==> flow/design.v <==
`timescale 1ns / 10ps
module fir(
    input clk,                               
    input signed [15:0] noisy_signal,        
    output signed [15:0] filtered_signal     
);
    integer i, j;
    localparam [143:0] COEFFS = {16'h04F6,    
                                 16'h0AE4,    
                                 16'h1089,    
                                 16'h1469,    
                                 16'h160F,    
                                 16'h1496,    
                                 16'h1089,    
                                 16'h0AE4,    
                                 16'h04F6};   
    reg signed [15:0] delayed_signal [0:8];
    reg signed [31:0] prod  [0:8];
    reg signed [32:0] sum_0 [0:4];
    reg signed [33:0] sum_1 [0:2];
    reg signed [34:0] sum_2 [0:1];
    reg signed [35:0] sum_3;
    always @(posedge clk) begin
        delayed_signal[0] <= noisy_signal;
        for (i = 1; i <= 8; i = i + 1) begin
            delayed_signal[i] <= delayed_signal[i - 1];
        end
    end
    always @(posedge clk) begin
        for (j = 0; j <= 8; j = j + 1) begin
            prod[j] <= delayed_signal[j] * $signed(COEFFS[16*j +: 16]);
        end
    end
    always @(posedge clk) begin
        sum_0[0] <= prod[0] + prod[1];
        sum_0[1] <= prod[2] + prod[3];
        sum_0[2] <= prod[4] + prod[5];
        sum_0[3] <= prod[6] + prod[7];
        sum_0[4] <= prod[8];
    end
    always @(posedge clk) begin
        sum_1[0] <= sum_0[0] + sum_0[1];
        sum_1[1] <= sum_0[2] + sum_0[3];
        sum_1[2] <= sum_0[4];
    end
    always @(posedge clk) begin
        sum_2[0] <= sum_1[0] + sum_1[1];
        sum_2[1] <= sum_1[2];
    end
    always @(posedge clk) begin
        sum_3 <= sum_2[0] + sum_2[1];
    end
    assign filtered_signal = $signed(sum_3[35:14]);
endmodule
# From RTL to reports: fir
# The steps from the RTL of fir to its reports follow in flow order.
# Lines are those of the file above, counted from 1.
# The mark -- stands for no value.
[inputs]
top_module = "fir"
clk_port = "clk"
lib = "sky130hd"
lib_corner = "tt_025C_1v80"

# After elaboration
# Yosys after proc, flatten, opt, wreduce and memory -nomap, before mapping. Enables and synchronous resets that opt folds into registers are not counted as muxes. Print and check cells are not counted. Equal cells are merged and count once.
[word_totals]
input_bits = 17
register_bits = 722
word_cells = 46
[classes]
addsub = 8
mul = 9
[op_table]
columns = ["cell", "n"]
rows = [
  ["16-bit by 14-bit multiplier with 30-bit output (second input constant)", 4],
  ["16-bit by 11-bit multiplier with 27-bit output (second input constant)", 4],
  ["16-bit by 13-bit multiplier with 29-bit output (second input constant)", 1],
  ["30-bit adder", 5],
  ["28-bit by 29-bit adder with 30-bit output", 1],
  ["30-bit by 28-bit adder with 30-bit output", 1],
  ["30-bit by 29-bit adder with 30-bit output", 1],
]

# Longest topological paths
# Longest topological path by Yosys (ltp), each cell counted once; first at word level (registers and memories cut), then after technology mapping (sequential cells cut; the memories' decode and read muxes count).
[logic_depth]
ltp_word = 1
ABC_AREA = 0
mapped_depth = 23
ltp_nobuf = 22

# Mapped cells and area
# The flow's flattened synthesis, as Yosys stat reports it; memories are mapped. The netlist is that of the ABC_AREA named above (0 if unset); the other value can give another one.
[mapped]
ff_cells = 683
seqArea_mm2 = 0.0136731
cells = 5754
synth_area_mm2 = 0.0560913
[types]
columns = ["cell_type", "n"]
rows = [
  ["sky130_fd_sc_hd__dfxtp_1", 683],
  ["sky130_fd_sc_hd__ha_1", 991],
  ["sky130_fd_sc_hd__fa_1", 513],
  ["sky130_fd_sc_hd__inv_1", 1191],
  ["sky130_fd_sc_hd__xnor2_1", 311],
  ["sky130_fd_sc_hd__a21oi_1", 333],
  ["sky130_fd_sc_hd__a21o_1", 209],
  ["sky130_fd_sc_hd__xor2_1", 131],
  ["sky130_fd_sc_hd__nor2_1", 260],
  ["sky130_fd_sc_hd__o21ai_0", 144],
  ["sky130_fd_sc_hd__nand2_1", 167],
  ["sky130_fd_sc_hd__o21bai_1", 61],
  ["sky130_fd_sc_hd__o21a_1", 50],
  ["sky130_fd_sc_hd__nor3_1", 73],
  ["sky130_fd_sc_hd__nand3_1", 65],
  ["sky130_fd_sc_hd__nand2b_1", 45],
  ["sky130_fd_sc_hd__nor2b_1", 38],
  ["sky130_fd_sc_hd__a211oi_1", 30],
]
# Not listed: further types 73, cells in them 459.

# Worst setup path after synthesis
# Path of least setup slack by OpenSTA after synthesis, without wires, with an ideal clock, recovery checks aside; 20% of the period is set as input and as output delay. Where synthesis merged equal registers, the netlist keeps one of their names.
[synth_path]
kind = "register -> register"
start = "register delayed_signal[4][15]"
end = "register prod[4][28]"
path_delay_ps = 5843
t_required_ps = 5905
launch_ps = 0
setup_time_ps = 95
stages = 20
tclk_ps = 6000
arrival_ps = 5748
slack_ps = 157
synth_period_reached_ps = 5843
# "path_delay_ps" = arrival - input delay + setup time.
# "stages": output pins that drive a net of the path, with the launching flip-flop's if there is one; two outputs of one cell count as two.
# "synth_period_reached_ps" is the clock period less the worst setup slack; recovery checks do not enter. This is arithmetic on one report: input and output delays are still those of the set period (20% each).
# The rows between start and end are the longest chain of elaborated cells between them; the timing report does not say that the signal goes this way. Where chains are equally long, one stands for them.
# A line is the first line of the expression or statement that the cell stems from. Yosys adds cells for indexed reads and writes and turns some case tables into memories.
[synth_between]
path_cell_list = "sky130_fd_sc_hd__dfxtp_1 sky130_fd_sc_hd__inv_1 sky130_fd_sc_hd__fa_1 sky130_fd_sc_hd__inv_1 sky130_fd_sc_hd__ha_1 sky130_fd_sc_hd__fa_1 sky130_fd_sc_hd__fa_1 sky130_fd_sc_hd__inv_1 sky130_fd_sc_hd__fa_1 sky130_fd_sc_hd__inv_1 sky130_fd_sc_hd__ha_1 sky130_fd_sc_hd__a21o_1 sky130_fd_sc_hd__a21o_1 sky130_fd_sc_hd__a21oi_1 sky130_fd_sc_hd__o21ai_0 sky130_fd_sc_hd__a311oi_2 sky130_fd_sc_hd__a21boi_1 sky130_fd_sc_hd__o31ai_2 sky130_fd_sc_hd__or4b_1 sky130_fd_sc_hd__o311ai_1"
elab_chain_len = 1
[synth_rtl]
columns = ["item", "line", "rtl"]
rows = [
  ["start: declaration", 17, "reg signed [15:0] delayed_signal [0:8];"],
  ["start: assignment", 26, "delayed_signal[i] <= delayed_signal[i - 1];"],
  ["16-bit by 14-bit multiplier with 30-bit output", 31, "prod[j] <= delayed_signal[j] * $signed(COEFFS[16*j +: 16]);"],
  ["end: assignment", 31, ""],
  ["end: declaration", 18, "reg signed [31:0] prod  [0:8];"],
]

# Worst path after layout
# From the final timing report of run 1: the path of least setup slack in the routed layout; clock arrival at registers is part of the times.
# The path's times are printed in steps of 10 ps; the period is the one set.
[layout_path]
kind = "register -> register"
start = "register delayed_signal[4][15]"
end = "register prod[4][28]"
tclk_ps = 6910
t_required_ps = 7470
arrival_ps = 6390
stages = 20
setup_time_ps = 90
slack_ps = 1080
launch_ps = 650
# The rows between start and end are the longest chain of elaborated cells between them; the timing report does not say that the signal goes this way. Where chains are equally long, one stands for them.
[layout_between]
path_cell_list = "sky130_fd_sc_hd__dfxtp_1 sky130_fd_sc_hd__ha_1 sky130_fd_sc_hd__xor2_1 sky130_fd_sc_hd__xnor2_1 sky130_fd_sc_hd__ha_1 sky130_fd_sc_hd__fa_1 sky130_fd_sc_hd__fa_1 sky130_fd_sc_hd__inv_1 sky130_fd_sc_hd__fa_1 sky130_fd_sc_hd__inv_1 sky130_fd_sc_hd__ha_1 sky130_fd_sc_hd__a21o_1 sky130_fd_sc_hd__a21o_1 sky130_fd_sc_hd__a21oi_1 sky130_fd_sc_hd__o21ai_0 sky130_fd_sc_hd__a311oi_2 sky130_fd_sc_hd__a21boi_1 sky130_fd_sc_hd__o31ai_2 sky130_fd_sc_hd__or4b_1 sky130_fd_sc_hd__o311ai_1"
elab_chain_len = 1
[layout_rtl]
columns = ["item", "line", "rtl"]
rows = [
  ["start: declaration", 17, "reg signed [15:0] delayed_signal [0:8];"],
  ["start: assignment", 26, "delayed_signal[i] <= delayed_signal[i - 1];"],
  ["16-bit by 14-bit multiplier with 30-bit output", 31, "prod[j] <= delayed_signal[j] * $signed(COEFFS[16*j +: 16]);"],
  ["end: assignment", 31, ""],
  ["end: declaration", 18, "reg signed [31:0] prod  [0:8];"],
]

# Record of 6 stored runs of the RTL-to-layout flow on fir, platform sky130hd. The runs are unordered. Constraints: input delay and output delay 20% of the set period each, output load 0.01 pF.
# "timing.achieved_period_ps" means the clock period less the worst setup slack. The figure is calculated, with input and output delays left at 20% of the set period.

[[run]]
name = "run 1"
[run.settings]
CAP_MARGIN = 10
CELL_PAD_IN_SITES_DETAIL_PLACEMENT = 1
CELL_PAD_IN_SITES_GLOBAL_PLACEMENT = 1
CORE_ASPECT_RATIO = 1.56
CORE_MARGIN = 8
CORE_UTILIZATION = 41
CTS_CLUSTER_DIAMETER = 328
GPL_TIMING_DRIVEN = 1
MIN_ROUTING_LAYER = "met1"
PLACE_DENSITY_LB_ADDON = 0.18
SETUP_SLACK_MARGIN = 0.64
SLEW_MARGIN = 0
TNS_END_PERCENT = 50
period_ns = 6.91
[run.results]
setup_ws_ps = 1077
final_die_area_mm2 = 0.149193
util_pct = 45.1
finish.stdcell_area_mm2 = 0.0613075
timing.achieved_period_ps = 5833
ys_area_mm2 = 0.0560913
holdWs_ps = 321

[[run]]
name = "run 2"
[run.settings]
ABC_AREA = 1
CAP_MARGIN = 10
CELL_PAD_IN_SITES_DETAIL_PLACEMENT = 1
CELL_PAD_IN_SITES_GLOBAL_PLACEMENT = 1
CORE_ASPECT_RATIO = 1.56
CORE_MARGIN = 8
CORE_UTILIZATION = 41
CTS_CLUSTER_DIAMETER = 328
GPL_TIMING_DRIVEN = 0
MIN_ROUTING_LAYER = "met2"
PLACE_DENSITY_LB_ADDON = 0.18
SETUP_SLACK_MARGIN = 0.64
SLEW_MARGIN = 0
TNS_END_PERCENT = 50
period_ns = 6.91
[run.results]
setup_ws_ps = 1110
final_die_area_mm2 = 0.174022
util_pct = 45.2
finish.stdcell_area_mm2 = 0.071974
timing.achieved_period_ps = 5800
ys_area_mm2 = 0.0658557
holdWs_ps = 321

[[run]]
name = "run 3"
[run.settings]
ABC_AREA = 1
CAP_MARGIN = 5
CELL_PAD_IN_SITES_DETAIL_PLACEMENT = 1
CELL_PAD_IN_SITES_GLOBAL_PLACEMENT = 1
CORE_ASPECT_RATIO = 1.56
CORE_MARGIN = 8
CORE_UTILIZATION = 56
CTS_CLUSTER_DIAMETER = 122
GPL_TIMING_DRIVEN = 0
HOLD_SLACK_MARGIN = 0.15
MIN_ROUTING_LAYER = "met1"
SLEW_MARGIN = 0
TNS_END_PERCENT = 50
period_ns = 6.53
[run.results]
setup_ws_ps = 231
final_die_area_mm2 = 0.1291
util_pct = 60.4
finish.stdcell_area_mm2 = 0.0707466
timing.achieved_period_ps = 6299
ys_area_mm2 = 0.0658557
holdWs_ps = 325

[[run]]
name = "run 4"
[run.settings]
ABC_AREA = 0
CORE_UTILIZATION = 63
GPL_ROUTABILITY_DRIVEN = 0
GPL_TIMING_DRIVEN = 0
MAX_ROUTING_LAYER = "met4"
PLACE_DENSITY = 0.93
SETUP_SLACK_MARGIN = 0.1
TNS_END_PERCENT = 40
period_ns = 3.17
CAP_MARGIN = 20
CORE_MARGIN = 2
SLEW_MARGIN = 20
[run.results]
outcome = "stopped before the end: routing reported GRT-0116"

[[run]]
name = "run 5"
[run.settings]
CAP_MARGIN = 40
CORE_MARGIN = 8
CORE_UTILIZATION = 52
CTS_CLUSTER_DIAMETER = 384
GPL_ROUTABILITY_DRIVEN = 0
MIN_ROUTING_LAYER = "met1"
SETUP_SLACK_MARGIN = 0.51
SLEW_MARGIN = 25
period_ns = 9.34
[run.results]
setup_ws_ps = 3322
final_die_area_mm2 = 0.118632
util_pct = 56.9
finish.stdcell_area_mm2 = 0.0609384
timing.achieved_period_ps = 6018
ys_area_mm2 = 0.0560913
holdWs_ps = 314

[[run]]
name = "run 6"
[run.settings]
CORE_UTILIZATION = 40
period_ns = 6.0
CAP_MARGIN = 20
CORE_MARGIN = 2
SLEW_MARGIN = 20
[run.results]
setup_ws_ps = 387
final_die_area_mm2 = 0.14324
util_pct = 44.4
finish.stdcell_area_mm2 = 0.0618731
timing.achieved_period_ps = 5613
ys_area_mm2 = 0.0560913
holdWs_ps = 323
